==> flow/design.v <==
module cpu_design (reset, clock, write_read, M_address, M_data_in, M_data_out,overflow,status);
input reset,clock;
input[7:0] M_data_in;
output reg write_read,overflow;
output reg [7:0] M_data_out;
output reg[11:0] M_address;
reg[15:0] IR;
reg[7:0] MDR;
reg[11:0] MAR,PC;
reg [7:0]R0;
reg [7:0]R1;
reg [7:0]R2;
reg [7:0]R3;
reg [7:0]A;
reg [8:0]F;
output reg[2:0] status;
parameter idle=4'b0000, load=4'b0001, move=4'b0010, add=4'b0011, sub=4'b0100, AND=4'b0101;
parameter OR=4'b0110, XOR=4'b0111, shrp=4'b1000, shlp=4'b1001, swap=4'b1010, jmp=4'b1011;
parameter jz=4'b1100, read=4'b1101, write=4'b1110, stop=4'b1111; 
always@(*)  
begin
	if((reset==1)&&(status==3)&&(IR[15:12]==write)) 
		write_read=1'b1; 
	else
		write_read=1'b0; 
	M_address=MAR;
	M_data_out=MDR;
	overflow=F[8]^F[7];
 end
always @(negedge clock or negedge reset) 
begin
	if(reset==1'b0)
	begin
		MAR<=12'b000000000000;
		status<=3'b000; 
	end
	else  
		case (status)
			3'b000: begin
						status<=3'b001;
						MAR<=PC;
						case(IR[9:8])
							2'b00: A<=R0;
							2'b01: A<=R1;
							2'b10: A<=R2;
							2'b11: A<=R3;
						endcase
					end
			3'b001: begin
						if(IR[15:12]==stop)status<=1;
						else if (IR[15:12]==swap|| (IR[15:12]==jmp)|| IR[15:12]==jz || IR[15:12]==read || IR[15:12]==write) 
							status<=3'b010;
						else
							status<=3'b000;
					end
			3'b010:begin 
						if(IR[15:12]==swap)
							status <= 3'b000;
						else if ((IR[15:12]==jmp)||(IR[15:12]==read)||(IR[15:12]==write))
						begin
							MAR <= IR[11:0];
							status <= 3'b011;
						end
						else if((IR[15:12]==jz)&& (R0[7:0] == 8'b0000_0000)) 
						begin
							MAR <= IR[11:0];
							status <= 3'b011;
						end
						else
						begin
							MAR <= PC;
							status <= 3'b011;
						end
					end
			3'b011:begin
						if((IR[15:12]==write) || (IR[15:12]==read))
						begin
							MAR<=PC;
							status<=3'b100;
						end
						else
							status<=3'b000;
					 end
			3'b100:begin
						status<=3'b000;
					 end
			default:status<=3'b000;
		endcase
end
always@(posedge clock or negedge reset) 
begin
	if(reset==1'b0) 
	begin
		IR<=16'h0000;
		PC<=12'b000000000000;
		MDR<=8'b00000000;
		R0<=8'b00000000;
		R1<=8'b00000000;
		R2<=8'b00000000;
		F=9'b000000000;
		R3<=8'b00000000; 
	end
	else
	begin
		case (status)
			3'b000: begin
						IR[15:8]<=M_data_in;
						IR[7:0]<=8'b00000000; 
						PC<=PC+12'b000000000001; 
					end  
			3'b001: begin  
						case(IR[15:12]) 
							load: R0<={4'b0000,IR[11:8]}; 
							swap:begin
									case(IR[11:10])
										2'b00:begin
													case(IR[9:8])
														2'b00:R0<=R0;
														2'b01:R1<=R0;
														2'b10:R2<=R0;
														2'b11:R3<=R0;
													endcase
												end
										2'b01:begin
													case(IR[9:8])
														2'b00:R0<=R1;
														2'b01:R1<=R1;
														2'b10:R2<=R1;
														2'b11:R3<=R1;
													endcase
												end
										2'b10:begin
													case(IR[9:8])
														2'b00:R0<=R2;
														2'b01:R1<=R2;
														2'b10:R2<=R2;
														2'b11:R3<=R2;
													endcase
												end
										2'b11:begin
													case(IR[9:8])
														2'b00:R0<=R3;
														2'b01:R1<=R3;
														2'b10:R2<=R3;
														2'b11:R3<=R3;
													endcase
												end
									endcase
								  end
							shlp:begin 
									case(IR[11:10]) 
										2'b00:R0<=R0<<1;
										2'b01:R1<=R1<<1;
										2'b10:R2<=R2<<1;
										2'b11:R3<=R3<<1;
									endcase
								  end
							shrp:begin
									case(IR[11:10]) 
										2'b00:R0<=R0>>1;
										2'b01:R1<=R1>>1;
										2'b10:R2<=R2>>1;
										2'b11:R3<=R3>>1;
									endcase
								  end
							add:begin
									case(IR[11:10])
										2'b00:begin
													F=A+R0;
													R0<=F[7:0];
												end
										2'b01:begin
													F=A+R1;
													R1<=F[7:0];
												end
										2'b10:begin
													F=A+R2;
													R2<=F[7:0];
												end
										2'b11:begin
													F=A+R3;
													R3<=F[7:0];
												end
									endcase
								 end
							sub:begin
									case(IR[11:10])
										2'b00:begin
													F=R0-A;
													R0<=F[7:0];
												end
										2'b01:begin
													F=R1-A;
													R1<=F[7:0];
												end
										2'b10:begin
													F=R2-A;
													R2<=F[7:0];
												end
										2'b11:begin
													F=R3-A;
													R3<=F[7:0];
												end
									endcase
								 end
							move:begin
										case(IR[11:10])
											2'b00:R0<=A;
											2'b01:R1<=A;
											2'b10:R2<=A;
											2'b11:R3<=A;
										endcase
								  end
							AND:begin
									case(IR[11:10])
										2'b00:R0=R0 & A;
										2'b01:R1=R1 & A;
										2'b10:R2=R2 & A;
										2'b11:R3=R3 & A;
									endcase
								 end
							OR:begin
									case(IR[11:10])
										2'b00:R0=R0 | A;
										2'b01:R1=R1 | A;
										2'b10:R2=R2 | A;
										2'b11:R3=R3 | A;
									endcase
								end
							XOR:begin
									case(IR[11:10])
										2'b00:R0=R0 ^ A;
										2'b01:R1=R1 ^ A;
										2'b10:R2=R2 ^ A;
										2'b11:R3=R3 ^ A;
									endcase
								 end
							default:;
						endcase
					end 
			3'b010:begin
						case(IR[15:12])
							swap:begin
									case(IR[11:10])
										2'b00:R0<=A;
										2'b01:R1<=A;
										2'b10:R2<=A;
										2'b11:R3<=A;
									endcase
								  end
							read:begin
									IR[7:0]<=M_data_in;
									PC<=PC+12'b000000000001;
								  end
							write:begin
										IR[7:0]<=M_data_in;
										PC<=PC+12'b000000000001;
										MDR<=R0;
									end
							jmp:begin
									IR[7:0]<=M_data_in;
									PC<=PC+12'b000000000001;
								 end
							jz:begin
									IR[7:0]<=M_data_in;
									PC<=PC+12'b000000000001;
								end
						endcase
					 end
			3'b011:begin
						case(IR[15:12])
							jmp:begin
										PC<=IR[11:0];
									end
							jz:begin
									if(R0==8'b00000000)
										PC<=IR[11:0];
								end
							read:begin
									R0<=M_data_in;
								end
							default:;
						endcase
					 end
			3'b100:begin
					 end
			default:; 
		endcase
	end
end 
endmodule
From RTL to reports: cpu_design
Tool output for the design above, in the order of the flow.
Line numbers count from 1 in the design file above.
Library cell names are shortened.
The mark n/a stands for no value.

set-up
  top = cpu_design
  clock = clock
  standard-cell library = sky130hd
  library corner = tt_025C_1v80

Word-level counts
Source: Yosys, flattened and elaborated, memories not mapped. Widths are those after wreduce. Registers that Yosys merges into a memory's read port (data or address) are not register bits. Print and check cells do not count. Equal cells are merged and count once.

word-level totals
  register bits after elaboration = 100
  output and inout bits = 25

operators by class
  add/sub/neg operators = 9
  bitwise logic cells = 13
  equal/unequal tests = 77
  muxes and demuxes = 82
  reduce/logical cells = 34

operator list
  operator                                                          number
  8-bit 2-to-1 mux                                                  50
  8-bit parallel mux with 9-bit select                              3
  8-bit parallel mux with 3-bit select                              5
  3-bit != test (second input constant)                             30
  8-bit parallel mux with 10-bit select                             1
  12-bit parallel mux with 3-bit select                             2
  9-bit parallel mux with 4-bit select                              2
  12-bit 2-to-1 mux                                                 6
  8-bit parallel mux with 2-bit select                              4
  4-bit by 3-bit != test with 1-bit output (second input constant)  12
  14-bit AND reduction                                              3
  8-bit by 8-bit adder with 9-bit output                            4
  8-bit by 8-bit subtractor with 9-bit output                       4
  4-bit == test (second input constant)                             8
  8-bit AND                                                         4
  8-bit OR                                                          4
  8-bit bitwise XOR                                                 4
  8-bit parallel mux with 4-bit select                              1
  12-bit parallel mux with 2-bit select                             1
  5-bit != test (second input constant)                             4
  9-bit parallel mux with 2-bit select                              1
  4-bit by 3-bit == test with 1-bit output (second input constant)  4
  15-bit AND reduction                                              1
  12-bit by 1-bit adder with 12-bit output (second input constant)  1
  3-bit OR reduction                                                4
  3-bit parallel mux with 4-bit select                              1
  11-bit != test (second input constant)                            1
  10-bit != test (second input constant)                            1

Not listed: further kinds 22, cells in them 49.

Depth
Depth = most cells in a row (Yosys ltp): at word level without a register or memory, in the mapped netlist without a sequential cell, where the memories' decode and read muxes count.

depth
  word-level depth = 8
  ABC_AREA = 0
  mapped depth = 11
  depth with buffers taken out = 11

Netlist
The flow's flattened synthesis, as Yosys stat reports it; memories are mapped. The netlist is that of the ABC_AREA named above (0 if unset); the other value can give another one.
The area totals of this step are shown rounded.

mapped netlist
  flip-flop cells = 93
  sequential area = 2,367 µm²
  synthesis area = 10,890 µm²
  standard cells after synthesis = 1,375

cells by type
  cell type  number  area in all (µm²)
  dfrtp_1    70      1,751.68
  ha_1       107     1.34E+03
  a21oi_1    140     700.672
  mux2i_1    62      620.595
  nand2_1    135     506.736
  o21ai_0    90      450.432
  dfrtn_1    15      375.36
  nor2_1     99      371.606
  inv_1      73      274.013
  edfxtp_1   8       240.23
  o22ai_1    35      218.96
  clkbuf_1   58      217.709
  mux4_2     8       180.173
  buf_2      35      175.168
  fa_1       8       160.154
  nand3_1    32      160.154
  mux2_2     14      157.651
  nor3_1     28      140.134

Not listed: further types 75, cells in them 358.

--- measured runs ---
Module cpu_design, platform sky130hd: 6 stored runs of the flow (Yosys, OpenROAD) with differing settings, in no particular order. Input and output delays are each 20% of the period that was set; the output load is 0.01 pF.
Results are given in rounded form.
Settings: -- = not set for that run.

name                                 record 1  record 2  record 3  record 4  record 5  record 6
ABC_AREA                             0         0         1         0         --        --
CAP_MARGIN                           40        40        40        40        20        20
CELL_PAD_IN_SITES_GLOBAL_PLACEMENT   0         1         0         3         --        3
CORE_MARGIN                          9         9         9         9         2         2
CORE_UTILIZATION                     21        21        21        21        68        24
CTS_CLUSTER_DIAMETER                 155       155       155       155       --        155
CTS_CLUSTER_SIZE                     60        60        60        60        --        --
GPL_ROUTABILITY_DRIVEN               0         0         0         0         --        0
GPL_TIMING_DRIVEN                    1         1         1         0         --        1
HOLD_SLACK_MARGIN                    0.22      0.22      0.22      0.22      --        --
MAX_ROUTING_LAYER                    met5      met5      met5      met5      --        met4
MIN_ROUTING_LAYER                    met1      met1      met2      met2      --        --
PLACE_DENSITY_LB_ADDON               0.17      0.17      0.17      0.17      --        0.17
SETUP_SLACK_MARGIN                   -0.08     -0.08     --        -0.08     --        --
TNS_END_PERCENT                      90        90        90        90        --        --
period_ns                            10.0      10.0      10.0      10.0      7.69      8.06
SLEW_MARGIN                          20        0         20        0         20        20
CELL_PAD_IN_SITES_DETAIL_PLACEMENT   --        2         --        2         --        --
utilization after layout             0.24      0.242     0.244     0.249     0.745     0.272
final worst hold slack (ns)          0.427     0.431     0.458     0.426     0.425     0.423
smallest setup slack (ns)            0.886     0.824     0.982     0.273     0.282     0.293
chip area in the Yosys report (µm²)  10,890    10,890    11,060    10,890    10,890    10,890
area of the die (µm²)                60,370    60,370    61,240    60,370    17,040    47,090
summed negative setup slack (ns)     0.000     0.000     0.000     0.000     0.000     0.000
--- end ---
